==> flow/design.v <==
module tcp_parser (
    input  wire        clk,
    input  wire        rst,
    input  wire        ip_payload_valid,
    input  wire [7:0]  ip_payload_data,
    input  wire        ip_payload_start,    
    input  wire        ip_payload_end,      
    output wire [15:0] tcp_src_port,
    output wire [15:0] tcp_dst_port,
    output wire [31:0] tcp_seq_num,
    output wire [31:0] tcp_ack_num,
    output wire [3:0]  tcp_data_offset,
    output wire [7:0]  tcp_flags,
    output wire [15:0] tcp_window,
    output wire        tcp_flag_syn,
    output wire        tcp_flag_ack,
    output wire        tcp_flag_fin,
    output wire        tcp_flag_rst,
    output wire        tcp_flag_psh,
    output reg         tcp_payload_valid,
    output reg  [7:0]  tcp_payload_data,
    output reg         tcp_payload_start,
    output reg         tcp_payload_end,
    output reg         tcp_header_valid,
    output reg         tcp_parse_error
);
    localparam [2:0] IDLE         = 3'd0,
                     PARSE_HEADER = 3'd1,
                     SKIP_OPTIONS = 3'd2,
                     PAYLOAD      = 3'd3,
                     ERROR_STATE  = 3'd4;
    reg [2:0]  state;
    reg [5:0]  byte_cnt;
    reg [15:0] src_port_reg;
    reg [15:0] dst_port_reg;
    reg [31:0] seq_num_reg;
    reg [31:0] ack_num_reg;
    reg [3:0]  data_offset_reg;
    reg [7:0]  flags_reg;
    reg [15:0] window_reg;
    reg [5:0]  header_len;
    reg        header_done;
    reg        payload_active;
    always @(posedge clk) begin
        if (rst) begin
            state           <= IDLE;
            byte_cnt        <= 6'd0;
            src_port_reg    <= 16'd0;
            dst_port_reg    <= 16'd0;
            seq_num_reg     <= 32'd0;
            ack_num_reg     <= 32'd0;
            data_offset_reg <= 4'd0;
            flags_reg       <= 8'd0;
            window_reg      <= 16'd0;
            header_len      <= 6'd0;
            header_done     <= 1'b0;
            payload_active  <= 1'b0;
            tcp_header_valid  <= 1'b0;
            tcp_parse_error   <= 1'b0;
            tcp_payload_start <= 1'b0;
            tcp_payload_end   <= 1'b0;
            tcp_payload_valid <= 1'b0;
        end else begin
            tcp_header_valid  <= 1'b0;
            tcp_parse_error   <= 1'b0;
            tcp_payload_start <= 1'b0;
            tcp_payload_end   <= 1'b0;
            tcp_payload_valid <= 1'b0;
            case (state)
                IDLE: begin
                    header_done    <= 1'b0;
                    payload_active <= 1'b0;
                    if (ip_payload_start && ip_payload_valid) begin
                        src_port_reg[15:8] <= ip_payload_data;
                        byte_cnt <= 6'd1;
                        state <= PARSE_HEADER;
                    end
                end
                PARSE_HEADER: begin
                    if (ip_payload_valid) begin
                        case (byte_cnt)
                            6'd1:  src_port_reg[7:0]   <= ip_payload_data;
                            6'd2:  dst_port_reg[15:8]  <= ip_payload_data;
                            6'd3:  dst_port_reg[7:0]   <= ip_payload_data;
                            6'd4:  seq_num_reg[31:24]  <= ip_payload_data;
                            6'd5:  seq_num_reg[23:16]  <= ip_payload_data;
                            6'd6:  seq_num_reg[15:8]   <= ip_payload_data;
                            6'd7:  seq_num_reg[7:0]    <= ip_payload_data;
                            6'd8:  ack_num_reg[31:24]  <= ip_payload_data;
                            6'd9:  ack_num_reg[23:16]  <= ip_payload_data;
                            6'd10: ack_num_reg[15:8]   <= ip_payload_data;
                            6'd11: ack_num_reg[7:0]    <= ip_payload_data;
                            6'd12: begin
                                data_offset_reg <= ip_payload_data[7:4];
                                header_len <= {ip_payload_data[7:4], 2'b00};
                            end
                            6'd13: flags_reg          <= ip_payload_data;
                            6'd14: window_reg[15:8]   <= ip_payload_data;
                            6'd15: window_reg[7:0]    <= ip_payload_data;
                            6'd19: begin
                                if (header_len > 6'd20) begin
                                    state <= SKIP_OPTIONS;
                                end else begin
                                    header_done <= 1'b1;
                                    tcp_header_valid <= 1'b1;
                                    state <= PAYLOAD;
                                end
                            end
                            default: ;
                        endcase
                        byte_cnt <= byte_cnt + 6'd1;
                        if (ip_payload_end && byte_cnt < 6'd19) begin
                            tcp_parse_error <= 1'b1;
                            state <= ERROR_STATE;
                        end
                    end
                end
                SKIP_OPTIONS: begin
                    if (ip_payload_valid) begin
                        byte_cnt <= byte_cnt + 6'd1;
                        if (byte_cnt >= header_len - 6'd1) begin
                            header_done <= 1'b1;
                            tcp_header_valid <= 1'b1;
                            state <= PAYLOAD;
                        end
                        if (ip_payload_end && byte_cnt < header_len - 6'd1) begin
                            tcp_parse_error <= 1'b1;
                            state <= ERROR_STATE;
                        end
                    end
                end
                PAYLOAD: begin
                    if (ip_payload_valid) begin
                        tcp_payload_valid <= 1'b1;
                        tcp_payload_data <= ip_payload_data;
                        if (!payload_active) begin
                            tcp_payload_start <= 1'b1;
                            payload_active <= 1'b1;
                        end
                        if (ip_payload_end) begin
                            tcp_payload_end <= 1'b1;
                            payload_active <= 1'b0;
                            state <= IDLE;
                        end
                    end
                end
                ERROR_STATE: begin
                    if (ip_payload_end)
                        state <= IDLE;
                end
                default: state <= IDLE;
            endcase
            if (ip_payload_end && state != IDLE && state != PAYLOAD) begin
                tcp_parse_error <= 1'b1;
                state <= IDLE;
            end
        end
    end
    assign tcp_src_port    = src_port_reg;
    assign tcp_dst_port    = dst_port_reg;
    assign tcp_seq_num     = seq_num_reg;
    assign tcp_ack_num     = ack_num_reg;
    assign tcp_data_offset = data_offset_reg;
    assign tcp_flags       = flags_reg;
    assign tcp_window      = window_reg;
    assign tcp_flag_fin = flags_reg[0];
    assign tcp_flag_syn = flags_reg[1];
    assign tcp_flag_rst = flags_reg[2];
    assign tcp_flag_psh = flags_reg[3];
    assign tcp_flag_ack = flags_reg[4];
endmodule
module soupbintcp_handler (
    input  wire        clk,
    input  wire        rst,
    input  wire        tcp_payload_valid,
    input  wire [7:0]  tcp_payload_data,
    input  wire        tcp_payload_start,
    input  wire        tcp_payload_end,
    output reg         itch_msg_valid,
    output reg  [7:0]  itch_msg_data,
    output reg         itch_msg_start,
    output reg         itch_msg_end,
    output wire        session_active,
    output wire [63:0] session_sequence,
    output wire [7:0]  pkt_type,
    output reg         pkt_type_valid,
    output reg         pkt_heartbeat,
    output reg         pkt_login_accepted,
    output reg         pkt_login_rejected,
    output reg         pkt_end_session,
    output wire [31:0] seq_data_count,
    output wire [31:0] heartbeat_count,
    output reg         parse_error
);
    localparam [7:0] SOUP_DEBUG          = 8'h2B;   
    localparam [7:0] SOUP_LOGIN_ACCEPTED = 8'h41;   
    localparam [7:0] SOUP_HEARTBEAT      = 8'h48;   
    localparam [7:0] SOUP_LOGIN_REJECTED = 8'h4A;   
    localparam [7:0] SOUP_SEQ_DATA       = 8'h53;   
    localparam [7:0] SOUP_UNSEQ_DATA     = 8'h55;   
    localparam [7:0] SOUP_END_SESSION    = 8'h5A;   
    localparam [2:0] IDLE            = 3'd0,
                     READ_LENGTH_MSB = 3'd1,
                     READ_LENGTH_LSB = 3'd2,
                     READ_TYPE       = 3'd3,
                     READ_PAYLOAD    = 3'd4,
                     SKIP_PAYLOAD    = 3'd5,
                     ERROR_STATE     = 3'd6;
    reg [2:0]  state;
    reg [15:0] pkt_length;
    reg [7:0]  pkt_type_reg;
    reg [15:0] payload_cnt;
    reg [15:0] payload_len;      
    reg        session_active_reg;
    reg [63:0] session_seq_reg;
    reg [31:0] seq_data_cnt;
    reg [31:0] heartbeat_cnt;
    reg        is_seq_data;
    reg        first_payload;
    always @(posedge clk) begin
        if (rst) begin
            state              <= IDLE;
            pkt_length         <= 16'd0;
            pkt_type_reg       <= 8'd0;
            payload_cnt        <= 16'd0;
            payload_len        <= 16'd0;
            session_active_reg <= 1'b0;
            session_seq_reg    <= 64'd0;
            seq_data_cnt       <= 32'd0;
            heartbeat_cnt      <= 32'd0;
            is_seq_data        <= 1'b0;
            first_payload      <= 1'b0;
            itch_msg_valid     <= 1'b0;
            itch_msg_start     <= 1'b0;
            itch_msg_end       <= 1'b0;
            pkt_type_valid     <= 1'b0;
            pkt_heartbeat      <= 1'b0;
            pkt_login_accepted <= 1'b0;
            pkt_login_rejected <= 1'b0;
            pkt_end_session    <= 1'b0;
            parse_error        <= 1'b0;
        end else begin
            itch_msg_valid     <= 1'b0;
            itch_msg_start     <= 1'b0;
            itch_msg_end       <= 1'b0;
            pkt_type_valid     <= 1'b0;
            pkt_heartbeat      <= 1'b0;
            pkt_login_accepted <= 1'b0;
            pkt_login_rejected <= 1'b0;
            pkt_end_session    <= 1'b0;
            parse_error        <= 1'b0;
            case (state)
                IDLE: begin
                    is_seq_data   <= 1'b0;
                    first_payload <= 1'b0;
                    if (tcp_payload_start && tcp_payload_valid) begin
                        pkt_length[15:8] <= tcp_payload_data;
                        state <= READ_LENGTH_LSB;
                    end else if (tcp_payload_valid) begin
                        pkt_length[15:8] <= tcp_payload_data;
                        state <= READ_LENGTH_LSB;
                    end
                end
                READ_LENGTH_MSB: begin
                    if (tcp_payload_valid) begin
                        pkt_length[15:8] <= tcp_payload_data;
                        state <= READ_LENGTH_LSB;
                    end
                end
                READ_LENGTH_LSB: begin
                    if (tcp_payload_valid) begin
                        pkt_length[7:0] <= tcp_payload_data;
                        state <= READ_TYPE;
                    end
                end
                READ_TYPE: begin
                    if (tcp_payload_valid) begin
                        pkt_type_reg <= tcp_payload_data;
                        pkt_type_valid <= 1'b1;
                        payload_len <= pkt_length - 16'd1;
                        payload_cnt <= 16'd0;
                        case (tcp_payload_data)
                            SOUP_HEARTBEAT: begin
                                pkt_heartbeat <= 1'b1;
                                heartbeat_cnt <= heartbeat_cnt + 32'd1;
                                state <= IDLE;
                            end
                            SOUP_LOGIN_ACCEPTED: begin
                                pkt_login_accepted <= 1'b1;
                                session_active_reg <= 1'b1;
                                if (pkt_length > 16'd1) state <= SKIP_PAYLOAD;
                                else                    state <= IDLE;
                            end
                            SOUP_LOGIN_REJECTED: begin
                                pkt_login_rejected <= 1'b1;
                                session_active_reg <= 1'b0;
                                if (pkt_length > 16'd1) state <= SKIP_PAYLOAD;
                                else                    state <= IDLE;
                            end
                            SOUP_END_SESSION: begin
                                pkt_end_session <= 1'b1;
                                session_active_reg <= 1'b0;
                                state <= IDLE;
                            end
                            SOUP_SEQ_DATA: begin
                                is_seq_data <= 1'b1;
                                first_payload <= 1'b1;
                                seq_data_cnt <= seq_data_cnt + 32'd1;
                                session_seq_reg <= session_seq_reg + 64'd1;
                                if (pkt_length > 16'd1) state <= READ_PAYLOAD;
                                else                    state <= IDLE;
                            end
                            SOUP_UNSEQ_DATA: begin
                                if (pkt_length > 16'd1) state <= SKIP_PAYLOAD;
                                else                    state <= IDLE;
                            end
                            SOUP_DEBUG: begin
                                if (pkt_length > 16'd1) state <= SKIP_PAYLOAD;
                                else                    state <= IDLE;
                            end
                            default: begin
                                parse_error <= 1'b1;
                                if (pkt_length > 16'd1) state <= SKIP_PAYLOAD;
                                else                    state <= IDLE;
                            end
                        endcase
                    end
                end
                READ_PAYLOAD: begin
                    if (tcp_payload_valid) begin
                        itch_msg_valid <= 1'b1;
                        itch_msg_data <= tcp_payload_data;
                        if (first_payload) begin
                            itch_msg_start <= 1'b1;
                            first_payload <= 1'b0;
                        end
                        payload_cnt <= payload_cnt + 16'd1;
                        if (payload_cnt >= payload_len - 16'd1) begin
                            itch_msg_end <= 1'b1;
                            state <= IDLE;
                        end
                        if (tcp_payload_end) begin
                            if (payload_cnt < payload_len - 16'd1)
                                itch_msg_end <= 1'b1;
                            state <= IDLE;
                        end
                    end
                end
                SKIP_PAYLOAD: begin
                    if (tcp_payload_valid) begin
                        payload_cnt <= payload_cnt + 16'd1;
                        if (payload_cnt >= payload_len - 16'd1)
                            state <= IDLE;
                        if (tcp_payload_end)
                            state <= IDLE;
                    end
                end
                ERROR_STATE: begin
                    if (tcp_payload_end)
                        state <= IDLE;
                end
                default: state <= IDLE;
            endcase
            if (tcp_payload_end && state != IDLE) begin
                if (state == READ_PAYLOAD && is_seq_data)
                    itch_msg_end <= 1'b1;
                state <= IDLE;
            end
        end
    end
    assign session_active   = session_active_reg;
    assign session_sequence = session_seq_reg;
    assign pkt_type         = pkt_type_reg;
    assign seq_data_count   = seq_data_cnt;
    assign heartbeat_count  = heartbeat_cnt;
endmodule
module asx_itch_parser (
    input  wire        clk,
    input  wire        rst,
    input  wire        itch_msg_valid,
    input  wire [7:0]  itch_msg_data,
    input  wire        itch_msg_start,
    input  wire        itch_msg_end,
    output reg         msg_valid,
    output wire [7:0]  msg_type,
    output reg         msg_error,
    output wire [31:0] timestamp,
    output wire [63:0] order_id,
    output wire [31:0] orderbook_id,
    output wire        side,
    output reg         add_order_valid,
    output reg         add_order_start,
    output wire [63:0] quantity,
    output wire [31:0] price,
    output wire [15:0] order_attributes,
    output reg         order_executed_valid,
    output wire [63:0] exec_quantity,
    output wire [63:0] match_id,
    output wire [31:0] combo_group_id,
    output reg         order_cancel_valid,
    output wire [63:0] cancel_quantity,
    output reg         order_delete_valid,
    output reg         order_replace_valid,
    output wire [63:0] new_order_id,
    output wire [63:0] new_quantity,
    output wire [31:0] new_price,
    output reg         directory_valid,
    output wire [63:0] symbol,
    output wire [95:0] isin,
    output wire [7:0]  price_decimals,
    output wire [31:0] round_lot_size,
    output reg         system_event_valid,
    output wire [7:0]  event_code,
    output wire [31:0] total_messages,
    output wire [31:0] parse_errors
);
    localparam [2:0] IDLE        = 3'd0,
                     READ_TYPE   = 3'd1,
                     COUNT_BYTES = 3'd2,
                     COMPLETE    = 3'd3,
                     ERROR_STATE = 3'd4;
    localparam [7:0] ASX_MSG_TIMESTAMP         = 8'h54;   
    localparam [7:0] ASX_MSG_SYSTEM_EVENT      = 8'h53;   
    localparam [7:0] ASX_MSG_ORDER_BOOK_DIR    = 8'h52;   
    localparam [7:0] ASX_MSG_COMBINATION_LEG   = 8'h4D;   
    localparam [7:0] ASX_MSG_TICK_SIZE         = 8'h4C;   
    localparam [7:0] ASX_MSG_ORDER_BOOK_STATE  = 8'h4F;   
    localparam [7:0] ASX_MSG_ADD_ORDER         = 8'h41;   
    localparam [7:0] ASX_MSG_ADD_ORDER_ATTRIB  = 8'h46;   
    localparam [7:0] ASX_MSG_ORDER_EXECUTED    = 8'h45;   
    localparam [7:0] ASX_MSG_ORDER_EXEC_PRICE  = 8'h43;   
    localparam [7:0] ASX_MSG_ORDER_CANCEL      = 8'h58;   
    localparam [7:0] ASX_MSG_ORDER_DELETE      = 8'h44;   
    localparam [7:0] ASX_MSG_ORDER_REPLACE     = 8'h55;   
    localparam [7:0] ASX_MSG_TRADE             = 8'h50;   
    localparam [7:0] ASX_MSG_CROSS_TRADE       = 8'h51;   
    localparam [7:0] ASX_MSG_BROKEN_TRADE      = 8'h42;   
    function [7:0] get_asx_msg_length;
        input [7:0] t;
        begin
            case (t)
                ASX_MSG_TIMESTAMP:        get_asx_msg_length = 8'd5;
                ASX_MSG_SYSTEM_EVENT:     get_asx_msg_length = 8'd6;
                ASX_MSG_ORDER_BOOK_DIR:   get_asx_msg_length = 8'd57;
                ASX_MSG_COMBINATION_LEG:  get_asx_msg_length = 8'd21;
                ASX_MSG_TICK_SIZE:        get_asx_msg_length = 8'd22;
                ASX_MSG_ORDER_BOOK_STATE: get_asx_msg_length = 8'd10;
                ASX_MSG_ADD_ORDER:        get_asx_msg_length = 8'd39;
                ASX_MSG_ADD_ORDER_ATTRIB: get_asx_msg_length = 8'd40;
                ASX_MSG_ORDER_EXECUTED:   get_asx_msg_length = 8'd31;
                ASX_MSG_ORDER_EXEC_PRICE: get_asx_msg_length = 8'd40;
                ASX_MSG_ORDER_CANCEL:     get_asx_msg_length = 8'd19;
                ASX_MSG_ORDER_DELETE:     get_asx_msg_length = 8'd15;
                ASX_MSG_ORDER_REPLACE:    get_asx_msg_length = 8'd45;
                ASX_MSG_TRADE:            get_asx_msg_length = 8'd37;
                ASX_MSG_CROSS_TRADE:      get_asx_msg_length = 8'd41;
                ASX_MSG_BROKEN_TRADE:     get_asx_msg_length = 8'd15;
                default:                  get_asx_msg_length = 8'd0;
            endcase
        end
    endfunction
    reg [2:0]  state;
    reg [7:0]  current_msg_type;
    reg [7:0]  expected_length;
    reg [7:0]  byte_counter;
    reg [31:0] timestamp_reg;
    reg [63:0] order_id_reg;
    reg [31:0] orderbook_id_reg;
    reg        side_reg;
    reg [63:0] quantity_reg;
    reg [31:0] price_reg;
    reg [15:0] order_attributes_reg;
    reg [63:0] exec_quantity_reg;
    reg [7:0]  event_code_reg;
    reg [31:0] msg_counter;
    reg [31:0] error_counter;
    wire [7:0] new_len = get_asx_msg_length(itch_msg_data);
    wire [8:0] byte_counter_p1 = {1'b0, byte_counter} + 9'd1;
    wire       last_byte       = byte_counter_p1 >= {1'b0, expected_length};
    always @(posedge clk) begin
        if (rst) begin
            state                <= IDLE;
            current_msg_type     <= 8'd0;
            expected_length      <= 8'd0;
            byte_counter         <= 8'd0;
            msg_counter          <= 32'd0;
            error_counter        <= 32'd0;
            msg_valid            <= 1'b0;
            msg_error            <= 1'b0;
            add_order_valid      <= 1'b0;
            add_order_start      <= 1'b0;
            order_executed_valid <= 1'b0;
            order_cancel_valid   <= 1'b0;
            order_delete_valid   <= 1'b0;
            order_replace_valid  <= 1'b0;
            directory_valid      <= 1'b0;
            system_event_valid   <= 1'b0;
        end else begin
            msg_valid            <= 1'b0;
            msg_error            <= 1'b0;
            add_order_valid      <= 1'b0;
            add_order_start      <= 1'b0;
            order_executed_valid <= 1'b0;
            order_cancel_valid   <= 1'b0;
            order_delete_valid   <= 1'b0;
            order_replace_valid  <= 1'b0;
            directory_valid      <= 1'b0;
            system_event_valid   <= 1'b0;
            case (state)
                IDLE: begin
                    if (itch_msg_start && itch_msg_valid) begin
                        current_msg_type <= itch_msg_data;
                        expected_length  <= new_len;
                        byte_counter     <= 8'd1;
                        if (itch_msg_data == ASX_MSG_ADD_ORDER)
                            add_order_start <= 1'b1;
                        if (new_len == 8'd0)
                            state <= ERROR_STATE;
                        else
                            state <= COUNT_BYTES;
                    end
                end
                READ_TYPE: begin
                    state <= IDLE;
                end
                COUNT_BYTES: begin
                    if (itch_msg_valid) begin
                        if (current_msg_type == ASX_MSG_ADD_ORDER) begin
                            case (byte_counter)
                            8'd1: timestamp_reg[31:24] <= itch_msg_data;
                            8'd2: timestamp_reg[23:16] <= itch_msg_data;
                            8'd3: timestamp_reg[15:8] <= itch_msg_data;
                            8'd4: timestamp_reg[7:0] <= itch_msg_data;
                            8'd5: order_id_reg[63:56] <= itch_msg_data;
                            8'd6: order_id_reg[55:48] <= itch_msg_data;
                            8'd7: order_id_reg[47:40] <= itch_msg_data;
                            8'd8: order_id_reg[39:32] <= itch_msg_data;
                            8'd9: order_id_reg[31:24] <= itch_msg_data;
                            8'd10: order_id_reg[23:16] <= itch_msg_data;
                            8'd11: order_id_reg[15:8] <= itch_msg_data;
                            8'd12: order_id_reg[7:0] <= itch_msg_data;
                            8'd13: orderbook_id_reg[31:24] <= itch_msg_data;
                            8'd14: orderbook_id_reg[23:16] <= itch_msg_data;
                            8'd15: orderbook_id_reg[15:8] <= itch_msg_data;
                            8'd16: orderbook_id_reg[7:0] <= itch_msg_data;
                            8'd17: side_reg <= (itch_msg_data == 8'h42);
                            8'd18: quantity_reg[63:56] <= itch_msg_data;
                            8'd19: quantity_reg[55:48] <= itch_msg_data;
                            8'd20: quantity_reg[47:40] <= itch_msg_data;
                            8'd21: quantity_reg[39:32] <= itch_msg_data;
                            8'd22: quantity_reg[31:24] <= itch_msg_data;
                            8'd23: quantity_reg[23:16] <= itch_msg_data;
                            8'd24: quantity_reg[15:8] <= itch_msg_data;
                            8'd25: quantity_reg[7:0] <= itch_msg_data;
                            8'd26: price_reg[31:24] <= itch_msg_data;
                            8'd27: price_reg[23:16] <= itch_msg_data;
                            8'd28: price_reg[15:8] <= itch_msg_data;
                            8'd29: price_reg[7:0] <= itch_msg_data;
                            8'd30: order_attributes_reg[15:8] <= itch_msg_data;
                            8'd31: order_attributes_reg[7:0] <= itch_msg_data;
                            default: ;
                            endcase
                        end else if (current_msg_type == ASX_MSG_ORDER_EXECUTED) begin
                            case (byte_counter)
                            8'd1: timestamp_reg[31:24] <= itch_msg_data;
                            8'd2: timestamp_reg[23:16] <= itch_msg_data;
                            8'd3: timestamp_reg[15:8] <= itch_msg_data;
                            8'd4: timestamp_reg[7:0] <= itch_msg_data;
                            8'd5: order_id_reg[63:56] <= itch_msg_data;
                            8'd6: order_id_reg[55:48] <= itch_msg_data;
                            8'd7: order_id_reg[47:40] <= itch_msg_data;
                            8'd8: order_id_reg[39:32] <= itch_msg_data;
                            8'd9: order_id_reg[31:24] <= itch_msg_data;
                            8'd10: order_id_reg[23:16] <= itch_msg_data;
                            8'd11: order_id_reg[15:8] <= itch_msg_data;
                            8'd12: order_id_reg[7:0] <= itch_msg_data;
                            8'd13: orderbook_id_reg[31:24] <= itch_msg_data;
                            8'd14: orderbook_id_reg[23:16] <= itch_msg_data;
                            8'd15: orderbook_id_reg[15:8] <= itch_msg_data;
                            8'd16: orderbook_id_reg[7:0] <= itch_msg_data;
                            8'd17: side_reg <= (itch_msg_data == 8'h42);
                            8'd18: exec_quantity_reg[63:56] <= itch_msg_data;
                            8'd19: exec_quantity_reg[55:48] <= itch_msg_data;
                            8'd20: exec_quantity_reg[47:40] <= itch_msg_data;
                            8'd21: exec_quantity_reg[39:32] <= itch_msg_data;
                            8'd22: exec_quantity_reg[31:24] <= itch_msg_data;
                            8'd23: exec_quantity_reg[23:16] <= itch_msg_data;
                            8'd24: exec_quantity_reg[15:8] <= itch_msg_data;
                            8'd25: exec_quantity_reg[7:0] <= itch_msg_data;
                            default: ;
                            endcase
                        end else if (current_msg_type == ASX_MSG_ORDER_DELETE) begin
                            case (byte_counter)
                            8'd1: timestamp_reg[31:24] <= itch_msg_data;
                            8'd2: timestamp_reg[23:16] <= itch_msg_data;
                            8'd3: timestamp_reg[15:8] <= itch_msg_data;
                            8'd4: timestamp_reg[7:0] <= itch_msg_data;
                            8'd5: order_id_reg[63:56] <= itch_msg_data;
                            8'd6: order_id_reg[55:48] <= itch_msg_data;
                            8'd7: order_id_reg[47:40] <= itch_msg_data;
                            8'd8: order_id_reg[39:32] <= itch_msg_data;
                            8'd9: order_id_reg[31:24] <= itch_msg_data;
                            8'd10: order_id_reg[23:16] <= itch_msg_data;
                            8'd11: order_id_reg[15:8] <= itch_msg_data;
                            8'd12: order_id_reg[7:0] <= itch_msg_data;
                            8'd13: orderbook_id_reg[31:24] <= itch_msg_data;
                            8'd14: orderbook_id_reg[23:16] <= itch_msg_data;
                            default: ;
                            endcase
                        end else if (current_msg_type == ASX_MSG_SYSTEM_EVENT) begin
                            case (byte_counter)
                            8'd1: timestamp_reg[31:24] <= itch_msg_data;
                            8'd2: timestamp_reg[23:16] <= itch_msg_data;
                            8'd3: timestamp_reg[15:8] <= itch_msg_data;
                            8'd4: timestamp_reg[7:0] <= itch_msg_data;
                            8'd5: event_code_reg <= itch_msg_data;
                            default: ;
                            endcase
                        end
                        if (last_byte)
                            state <= COMPLETE;
                        byte_counter <= byte_counter + 8'd1;
                        if (itch_msg_end) begin
                            if (!last_byte)
                                state <= ERROR_STATE;
                            else
                                state <= COMPLETE;
                        end
                    end
                end
                COMPLETE: begin
                    msg_counter <= msg_counter + 32'd1;
                    msg_valid <= 1'b1;
                    case (current_msg_type)
                        ASX_MSG_ADD_ORDER:      add_order_valid <= 1'b1;
                        ASX_MSG_ORDER_EXECUTED: order_executed_valid <= 1'b1;
                        ASX_MSG_ORDER_CANCEL:   order_cancel_valid <= 1'b1;
                        ASX_MSG_ORDER_DELETE:   order_delete_valid <= 1'b1;
                        ASX_MSG_ORDER_REPLACE:  order_replace_valid <= 1'b1;
                        ASX_MSG_ORDER_BOOK_DIR: directory_valid <= 1'b1;
                        ASX_MSG_SYSTEM_EVENT:   system_event_valid <= 1'b1;
                        default: ;
                    endcase
                    state <= IDLE;
                end
                ERROR_STATE: begin
                    msg_error <= 1'b1;
                    error_counter <= error_counter + 32'd1;
                    state <= IDLE;
                end
                default: state <= IDLE;
            endcase
        end
    end
    assign msg_type         = current_msg_type;
    assign timestamp        = timestamp_reg;
    assign order_id         = order_id_reg;
    assign orderbook_id     = orderbook_id_reg;
    assign side             = side_reg;
    assign quantity         = quantity_reg;
    assign price            = price_reg;
    assign order_attributes = order_attributes_reg;
    assign exec_quantity    = exec_quantity_reg;
    assign match_id         = 64'd0;
    assign combo_group_id   = 32'd0;
    assign cancel_quantity  = 64'd0;
    assign new_order_id     = 64'd0;
    assign new_quantity     = 64'd0;
    assign new_price        = 32'd0;
    assign symbol           = 64'd0;
    assign isin             = 96'd0;
    assign price_decimals   = 8'd0;
    assign round_lot_size   = 32'd0;
    assign event_code       = event_code_reg;
    assign total_messages   = msg_counter;
    assign parse_errors     = error_counter;
endmodule
module asx_soupbintcp_itch (
    input  wire        clk,
    input  wire        rst,
    input  wire        ip_payload_valid,
    input  wire [7:0]  ip_payload_data,
    input  wire        ip_payload_start,
    input  wire        ip_payload_end,
    output wire [15:0] tcp_src_port,
    output wire [15:0] tcp_dst_port,
    output wire [31:0] tcp_seq_num,
    output wire [31:0] tcp_ack_num,
    output wire [3:0] tcp_data_offset,
    output wire [7:0] tcp_flags,
    output wire [15:0] tcp_window,
    output wire tcp_flag_syn,
    output wire tcp_flag_ack,
    output wire tcp_flag_fin,
    output wire tcp_flag_rst,
    output wire tcp_flag_psh,
    output wire tcp_header_valid,
    output wire tcp_parse_error,
    output wire session_active,
    output wire [63:0] session_sequence,
    output wire [7:0] pkt_type,
    output wire pkt_type_valid,
    output wire pkt_heartbeat,
    output wire pkt_login_accepted,
    output wire pkt_login_rejected,
    output wire pkt_end_session,
    output wire [31:0] seq_data_count,
    output wire [31:0] heartbeat_count,
    output wire parse_error,
    output wire msg_valid,
    output wire [7:0] msg_type,
    output wire msg_error,
    output wire [31:0] timestamp,
    output wire [63:0] order_id,
    output wire [31:0] orderbook_id,
    output wire side,
    output wire add_order_valid,
    output wire add_order_start,
    output wire [63:0] quantity,
    output wire [31:0] price,
    output wire [15:0] order_attributes,
    output wire order_executed_valid,
    output wire [63:0] exec_quantity,
    output wire order_cancel_valid,
    output wire order_delete_valid,
    output wire order_replace_valid,
    output wire directory_valid,
    output wire system_event_valid,
    output wire [7:0] event_code,
    output wire [31:0] total_messages,
    output wire [31:0] parse_errors
);
    wire       tcp_payload_valid;
    wire [7:0] tcp_payload_data;
    wire       tcp_payload_start;
    wire       tcp_payload_end;
    wire       itch_tcp_valid;
    wire [7:0] itch_tcp_data;
    wire       itch_tcp_start;
    wire       itch_tcp_end;
    wire [63:0] unused_match_id;
    wire [31:0] unused_combo_group_id;
    wire [63:0] unused_cancel_quantity;
    wire [63:0] unused_new_order_id;
    wire [63:0] unused_new_quantity;
    wire [31:0] unused_new_price;
    wire [63:0] unused_symbol;
    wire [95:0] unused_isin;
    wire [7:0] unused_price_decimals;
    wire [31:0] unused_round_lot_size;
    tcp_parser tcp_parser_inst (
        .clk               (clk),
        .rst               (rst),
        .ip_payload_valid  (ip_payload_valid),
        .ip_payload_data   (ip_payload_data),
        .ip_payload_start  (ip_payload_start),
        .ip_payload_end    (ip_payload_end),
        .tcp_src_port      (tcp_src_port),
        .tcp_dst_port      (tcp_dst_port),
        .tcp_seq_num       (tcp_seq_num),
        .tcp_ack_num       (tcp_ack_num),
        .tcp_data_offset   (tcp_data_offset),
        .tcp_flags         (tcp_flags),
        .tcp_window        (tcp_window),
        .tcp_flag_syn      (tcp_flag_syn),
        .tcp_flag_ack      (tcp_flag_ack),
        .tcp_flag_fin      (tcp_flag_fin),
        .tcp_flag_rst      (tcp_flag_rst),
        .tcp_flag_psh      (tcp_flag_psh),
        .tcp_header_valid  (tcp_header_valid),
        .tcp_parse_error   (tcp_parse_error),
        .tcp_payload_valid (tcp_payload_valid),
        .tcp_payload_data  (tcp_payload_data),
        .tcp_payload_start (tcp_payload_start),
        .tcp_payload_end   (tcp_payload_end)
    );
    soupbintcp_handler soupbintcp_inst (
        .clk                (clk),
        .rst                (rst),
        .tcp_payload_valid  (tcp_payload_valid),
        .tcp_payload_data   (tcp_payload_data),
        .tcp_payload_start  (tcp_payload_start),
        .tcp_payload_end    (tcp_payload_end),
        .itch_msg_valid     (itch_tcp_valid),
        .itch_msg_data      (itch_tcp_data),
        .itch_msg_start     (itch_tcp_start),
        .itch_msg_end       (itch_tcp_end),
        .session_active     (session_active),
        .session_sequence   (session_sequence),
        .pkt_type           (pkt_type),
        .pkt_type_valid     (pkt_type_valid),
        .pkt_heartbeat      (pkt_heartbeat),
        .pkt_login_accepted (pkt_login_accepted),
        .pkt_login_rejected (pkt_login_rejected),
        .pkt_end_session    (pkt_end_session),
        .seq_data_count     (seq_data_count),
        .heartbeat_count    (heartbeat_count),
        .parse_error        (parse_error)
    );
    asx_itch_parser asx_itch_inst (
        .clk                  (clk),
        .rst                  (rst),
        .itch_msg_valid       (itch_tcp_valid),
        .itch_msg_data        (itch_tcp_data),
        .itch_msg_start       (itch_tcp_start),
        .itch_msg_end         (itch_tcp_end),
        .msg_valid            (msg_valid),
        .msg_type             (msg_type),
        .msg_error            (msg_error),
        .timestamp            (timestamp),
        .order_id             (order_id),
        .orderbook_id         (orderbook_id),
        .side                 (side),
        .add_order_valid      (add_order_valid),
        .add_order_start      (add_order_start),
        .quantity             (quantity),
        .price                (price),
        .order_attributes     (order_attributes),
        .order_executed_valid (order_executed_valid),
        .exec_quantity        (exec_quantity),
        .order_cancel_valid   (order_cancel_valid),
        .order_delete_valid   (order_delete_valid),
        .order_replace_valid  (order_replace_valid),
        .directory_valid      (directory_valid),
        .system_event_valid   (system_event_valid),
        .event_code           (event_code),
        .total_messages       (total_messages),
        .parse_errors         (parse_errors),
        .match_id             (unused_match_id),
        .combo_group_id       (unused_combo_group_id),
        .cancel_quantity      (unused_cancel_quantity),
        .new_order_id         (unused_new_order_id),
        .new_quantity         (unused_new_quantity),
        .new_price            (unused_new_price),
        .symbol               (unused_symbol),
        .isin                 (unused_isin),
        .price_decimals       (unused_price_decimals),
        .round_lot_size       (unused_round_lot_size)
    );
endmodule
# Reports on asx_soupbintcp_itch
# Module asx_soupbintcp_itch before and after one edit of its RTL, step after step.
# "before" refers to lines of the RTL above, "after" to lines of the edited file.
# "diff": "after" minus "before" as printed here. "rel_change_pct": 100 x difference / "before".
# A cell with - has no value.
[setup]
design = "asx_soupbintcp_itch"
clock_port = "clk"
library = "sky130hd"
corner = "tt_025C_1v80"

# Edit of the RTL
# Unified diff, file above to edited file.
# This change comes from a script, not from a designer. No optimisation was intended, and the edited design may behave differently.
# begin of diff
@@ -727,5 +727,5 @@
     output wire directory_valid,
     output wire system_event_valid,
-    output wire [7:0] event_code,
+    output wire [6:0] event_code,
     output wire [31:0] total_messages,
     output wire [31:0] parse_errors
# end of diff

# After elaboration
# Source: Yosys, flattened and elaborated, memories not mapped. Widths are those after wreduce. Registers that Yosys merges into a memory's read port (data or address) are not register bits. Print and check cells do not count.
[bits]
columns = ["item", "before", "after", "diff", "rel_change_pct"]
rows = [
  ["clocked_rd_ports_x_width", 0, 0, 0, "-"],
  ["word_cells", 505, 505, 0, 0.00],
  ["reg_bits", 768, 767, -1, -0.13],
  ["rom_bits", 0, 0, 0, "-"],
  ["memories", 0, 0, 0, "-"],
  ["ramBits", 0, 0, 0, "-"],
  ["output_inout_bits", 669, 668, -1, -0.15],
  ["inputBits", 13, 13, 0, 0.00],
  ["latch_bits", 0, 0, 0, "-"],
]
[op_classes]
columns = ["item", "before", "after", "diff", "rel_change_pct"]
rows = [
  ["reduce_and_logical", 102, 102, 0, 0.00],
  ["mul", 0, 0, 0, "-"],
  ["logic", 12, 12, 0, 0.00],
  ["add_sub_neg", 12, 12, 0, 0.00],
  ["equal", 108, 108, 0, 0.00],
  ["div", 0, 0, 0, "-"],
  ["n_shift", 0, 0, 0, "-"],
  ["mux", 160, 160, 0, 0.00],
  ["cmp", 8, 8, 0, 0.00],
]
# Operator kinds equal on both sides are left out: 65.

# Depth
# Longest topological path by Yosys (ltp), each cell counted once; first at word level (registers and memories cut), then after technology mapping (sequential cells cut; the memories' decode and read muxes count).
[depth]
columns = ["item", "before", "after", "diff", "rel_change_pct"]
rows = [
  ["word_depth", 9, 9, 0, 0.00],
  ["abc_area", "0", "0", "-", "-"],
  ["ltp_mapped", 13, 12, -1, -7.69],
  ["ltp_nobuf", 13, 12, -1, -7.69],
]

# Synthesis result
# Yosys stat after the flow's synthesis: flattened, memories mapped to cells. It holds for the ABC_AREA given above (unset counts as 0); a run with the other value may have another netlist.
[synth_totals]
columns = ["item", "before", "after", "diff", "rel_change_pct"]
rows = [
  ["cell_count", 2751, 2701, -50, -1.82],
  ["area_um2", 29658.4, 30072.6, 414.2, 1.40],
  ["seqArea_um2", 18607.8, 18577.8, -30.0, -0.16],
  ["ff_cells", 765, 764, -1, -0.13],
  ["buf_cells", 139, 134, -5, -3.60],
]
[types]
columns = ["cell_type", "before", "after", "diff", "rel_change_pct"]
rows = [
  ["sky130_fd_sc_hd__nand2_1", 286, 193, -93, -32.52],
  ["sky130_fd_sc_hd__mux2i_1", 57, 131, 74, 129.82],
  ["sky130_fd_sc_hd__nand3_1", 154, 99, -55, -35.71],
  ["sky130_fd_sc_hd__a21oi_1", 178, 125, -53, -29.78],
  ["sky130_fd_sc_hd__xnor2_1", 115, 78, -37, -32.17],
  ["sky130_fd_sc_hd__or4_1", 18, 42, 24, 133.33],
  ["sky130_fd_sc_hd__nand4_1", 61, 84, 23, 37.70],
  ["sky130_fd_sc_hd__nor3_1", 80, 62, -18, -22.50],
  ["sky130_fd_sc_hd__or2_2", 1, 18, 17, 1700.00],
  ["sky130_fd_sc_hd__nor2b_1", 14, 30, 16, 114.29],
  ["sky130_fd_sc_hd__o31ai_1", 13, 28, 15, 115.38],
  ["sky130_fd_sc_hd__inv_1", 68, 54, -14, -20.59],
  ["sky130_fd_sc_hd__o41ai_1", 1, 13, 12, 1200.00],
  ["sky130_fd_sc_hd__o311ai_0", 0, 12, 12, "-"],
  ["sky130_fd_sc_hd__nor2_1", 350, 361, 11, 3.14],
  ["sky130_fd_sc_hd__and4_1", 18, 27, 9, 50.00],
  ["sky130_fd_sc_hd__mux2_2", 3, 12, 9, 300.00],
  ["sky130_fd_sc_hd__o21ai_0", 61, 69, 8, 13.11],
]
# Cell types equal on both sides are left out: 10.
# Not every row of either side is listed.
# By module: a second synthesis without flattening, with its own total; a netlist apart from the flattened one above.
[hier_totals]
columns = ["item", "before", "after", "diff", "rel_change_pct"]
rows = [
  ["hier_cells", 3373, 3373, 0, 0.00],
  ["area_unflattened_um2", 34556.9, 34556.9, 0.0, 0.00],
]
# Each row is one instance without its submodules.
[modules_before]
columns = ["module", "n_inst", "area_um2", "cells", "mod_seq_area_um2"]
rows = [
  ["asx_itch_parser", 1, 18437.7, 1481, 11400.9],
  ["soupbintcp_handler", 1, 10302.4, 1225, 4224.1],
  ["tcp_parser", 1, 5816.8, 667, 3022.9],
  ["asx_soupbintcp_itch", 1, 0.0, 0, 0.0],
]
[modules_after]
columns = ["module", "n_inst", "area_um2", "cells", "mod_seq_area_um2"]
rows = [
  ["asx_itch_parser", 1, 18437.7, 1481, 11400.9],
  ["soupbintcp_handler", 1, 10302.4, 1225, 4224.1],
  ["tcp_parser", 1, 5816.8, 667, 3022.9],
  ["asx_soupbintcp_itch", 1, 0.0, 0, 0.0],
]

# Worst setup path after synthesis
# Path of least setup slack by OpenSTA after synthesis, without wires, with an ideal clock, recovery checks aside; 20% of the period is set as input and as output delay. Where synthesis merged equal registers, the netlist keeps one of their names.
[synth_path]
columns = ["item", "before", "after", "diff", "rel_change_pct"]
rows = [
  ["path_type", "input port to flip-flop", "flip-flop to flip-flop", "-", "-"],
  ["start", "input rst", "register tcp_parser_inst.tcp_payload_data[7]", "-", "-"],
  ["end", "register asx_itch_inst.price_reg[24]", "register soupbintcp_inst.session_seq_reg[63]", "-", "-"],
  ["t_first_pin_ns", 1.000, 0.000, -1.000, -100.00],
  ["delay_ns", 1.873, 2.828, 0.955, 50.99],
  ["required_time_ns", 4.630, 4.930, 0.300, 6.48],
  ["slack_ns", 2.127, 2.172, 0.045, "-"],
  ["clock_period_ns", 5.0, 5.0, 0.0, 0.00],
  ["path_buffers", 1, 2, 1, 100.00],
  ["setup_time_ns", 0.370, 0.070, -0.300, "-"],
  ["input_delay_ns", 1.000, "-", "-", "-"],
  ["arrival_time_ns", 2.503, 2.758, 0.255, 10.19],
  ["path_stages", 6, 8, 2, 33.33],
  ["period_less_setup_slack_ns", 2.873, 2.828, -0.045, -1.57],
]
# "delay_ns" is the arrival time less input delay plus setup time.
# "path_stages": output pins that drive a net of the path, with the launching flip-flop's if there is one; two outputs of one cell count as two.
# "period_less_setup_slack_ns" = period - worst setup slack (recovery checks aside). The figure is calculated, with input and output delays left at 20% of the set period.
# The rows between start and end are the longest chain of elaborated cells between them; the timing report does not say that the signal goes this way. Where chains are equally long, one stands for them.
# A line is the first line of the expression or statement that the cell stems from. Yosys adds cells for indexed reads and writes and turns some case tables into memories.
[synth_between_before]
cell_sequence = "sky130_fd_sc_hd__nand2b_1 > sky130_fd_sc_hd__nor4_1 > sky130_fd_sc_hd__nand2_1 > sky130_fd_sc_hd__or3_1 > sky130_fd_sc_hd__clkbuf_1 > sky130_fd_sc_hd__nor2_1"
elab_chain_cells = 2
cells_between = 2
lines_between = 0
classes_between = "logic (1); reduce/logical (1)"
[synth_lines_before]
columns = ["item", "line", "text"]
rows = [
  ["from (decl)", 680, "input  wire        rst,"],
  ["1-bit NOT", "-", ""],
  ["5-bit AND reduction", "-", ""],
  ["to (assign)", 555, "8'd26: price_reg[31:24] <= itch_msg_data;"],
  ["to (decl)", 471, "reg [31:0] price_reg;"],
]
[synth_between_after]
cell_sequence = "sky130_fd_sc_hd__edfxtp_1 > sky130_fd_sc_hd__or4b_1 > sky130_fd_sc_hd__buf_2 > sky130_fd_sc_hd__or4_4 > sky130_fd_sc_hd__or4_1 > sky130_fd_sc_hd__buf_2 > sky130_fd_sc_hd__or4_1 > sky130_fd_sc_hd__a21oi_1"
elab_chain_cells = 2
cells_between = 2
lines_between = 1
classes_between = "eq/ne (1); reduce/logical (1)"
[synth_lines_after]
columns = ["item", "line", "text"]
rows = [
  ["from (decl)", 21, "output reg  [7:0]  tcp_payload_data,"],
  ["from (assign)", 135, "tcp_payload_data <= ip_payload_data;"],
  ["8-bit by 7-bit == test with 1-bit output", 282, "case (tcp_payload_data)"],
  ["3-bit AND reduction", "-", ""],
  ["to (assign)", 228, "session_seq_reg    <= 64'd0;"],
  ["to (assign)", 309, "session_seq_reg <= session_seq_reg + 64'd1;"],
  ["to (decl)", 215, "reg [63:0] session_seq_reg;"],
]

# Path in the finished layout
# From the final timing report of each run of pair A: the path of least setup slack in the routed layout; clock arrival at registers is part of the times.
[layout_path]
columns = ["item", "before", "after", "diff", "rel_change_pct"]
rows = [
  ["path_type", "flip-flop to flip-flop", "flip-flop to flip-flop", "-", "-"],
  ["start", "register tcp_parser_inst.tcp_payload_data[7]", "register tcp_parser_inst.tcp_payload_data[5]", "-", "-"],
  ["end", "register soupbintcp_inst.session_seq_reg[49]", "register soupbintcp_inst.session_seq_reg[63]", "-", "-"],
  ["setup_time_ns", 0.09, 0.07, -0.02, "-"],
  ["t_first_pin_ns", 0.63, 0.62, -0.01, -1.59],
  ["path_stages", 7, 6, -1, -14.29],
  ["clock_period_ns", 3.63, 3.63, 0.00, 0.00],
  ["path_buffers", 0, 0, 0, "-"],
  ["required_time_ns", 4.17, 4.19, 0.02, 0.48],
  ["slack_ns", 0.30, 0.57, 0.27, "-"],
  ["arrival_time_ns", 3.87, 3.62, -0.25, -6.46],
]
# The rows between start and end are the longest chain of elaborated cells between them; the timing report does not say that the signal goes this way. Where chains are equally long, one stands for them.
[layout_between_before]
cell_sequence = "sky130_fd_sc_hd__edfxtp_1 > sky130_fd_sc_hd__or3b_1 > sky130_fd_sc_hd__nor4_4 > sky130_fd_sc_hd__nand2_1 > sky130_fd_sc_hd__or4_1 > sky130_fd_sc_hd__or4_1 > sky130_fd_sc_hd__a21oi_1"
elab_chain_cells = 2
cells_between = 2
lines_between = 1
classes_between = "eq/ne (1); reduce/logical (1)"
[layout_lines_before]
columns = ["item", "line", "text"]
rows = [
  ["from (decl)", 21, "output reg  [7:0]  tcp_payload_data,"],
  ["from (assign)", 135, "tcp_payload_data <= ip_payload_data;"],
  ["8-bit by 7-bit == test with 1-bit output", 282, "case (tcp_payload_data)"],
  ["3-bit AND reduction", "-", ""],
  ["to (assign)", 228, "session_seq_reg    <= 64'd0;"],
  ["to (assign)", 309, "session_seq_reg <= session_seq_reg + 64'd1;"],
  ["to (decl)", 215, "reg [63:0] session_seq_reg;"],
]
[layout_between_after]
cell_sequence = "sky130_fd_sc_hd__edfxtp_1 > sky130_fd_sc_hd__or4b_1 > sky130_fd_sc_hd__or4_4 > sky130_fd_sc_hd__or4_1 > sky130_fd_sc_hd__or4_1 > sky130_fd_sc_hd__a21oi_1"
elab_chain_cells = 2
cells_between = 2
lines_between = 1
classes_between = "eq/ne (1); reduce/logical (1)"
[layout_lines_after]
columns = ["item", "line", "text"]
rows = [
  ["from (decl)", 21, "output reg  [7:0]  tcp_payload_data,"],
  ["from (assign)", 135, "tcp_payload_data <= ip_payload_data;"],
  ["8-bit by 7-bit == test with 1-bit output", 282, "case (tcp_payload_data)"],
  ["3-bit AND reduction", "-", ""],
  ["to (assign)", 228, "session_seq_reg    <= 64'd0;"],
  ["to (assign)", 309, "session_seq_reg <= session_seq_reg + 64'd1;"],
  ["to (decl)", 215, "reg [63:0] session_seq_reg;"],
]

# Flow runs
# Runs of the flow (Yosys, OpenROAD) on both versions; the two runs of a pair have the same settings. The constraints put input and output delay at 20% of the set period each and load the outputs with 0.01 pF.
[settings_pair_A]
CORE_UTILIZATION = 40
period_ns = 3.63
CAP_MARGIN = 20
CORE_MARGIN = 2
SLEW_MARGIN = 20
[measured_pair_A]
columns = ["item", "before", "after", "diff", "rel_change_pct"]
rows = [
  ["final_hold_ws_ns", 0.457, 0.379, -0.078, "-"],
  ["fin_ws_ns", 0.302, 0.568, 0.266, "-"],
  ["final_power_mw", 17.854, 17.640, -0.214, -1.20],
  ["synthesis_area_um2", 29658.4, 30072.6, 414.2, 1.40],
  ["total_die_area_um2", 76338.9, 77389.7, 1050.8, 1.38],
  ["layout_utilization_pct", 55.4, 54.9, -0.5, "-"],
]
[settings_pair_B]
CORE_ASPECT_RATIO = 1.54
CORE_MARGIN = 5
CORE_UTILIZATION = 48
GPL_TIMING_DRIVEN = 1
PLACE_DENSITY_LB_ADDON = 0.18
SLEW_MARGIN = 40
period_ns = 3.36
CAP_MARGIN = 20
[measured_pair_B]
columns = ["item", "before", "after", "diff", "rel_change_pct"]
rows = [
  ["final_hold_ws_ns", 0.448, 0.443, -0.005, "-"],
  ["fin_ws_ns", 0.279, 0.226, -0.053, "-"],
  ["final_power_mw", 18.347, 17.690, -0.657, -3.58],
  ["synthesis_area_um2", 29658.4, 30072.6, 414.2, 1.40],
  ["total_die_area_um2", 66975.8, 67874.2, 898.4, 1.34],
  ["layout_utilization_pct", 65.1, 64.4, -0.7, "-"],
]
# "final_power_mw" rests on the timing tool's default activity at the inputs, not on a simulated workload.
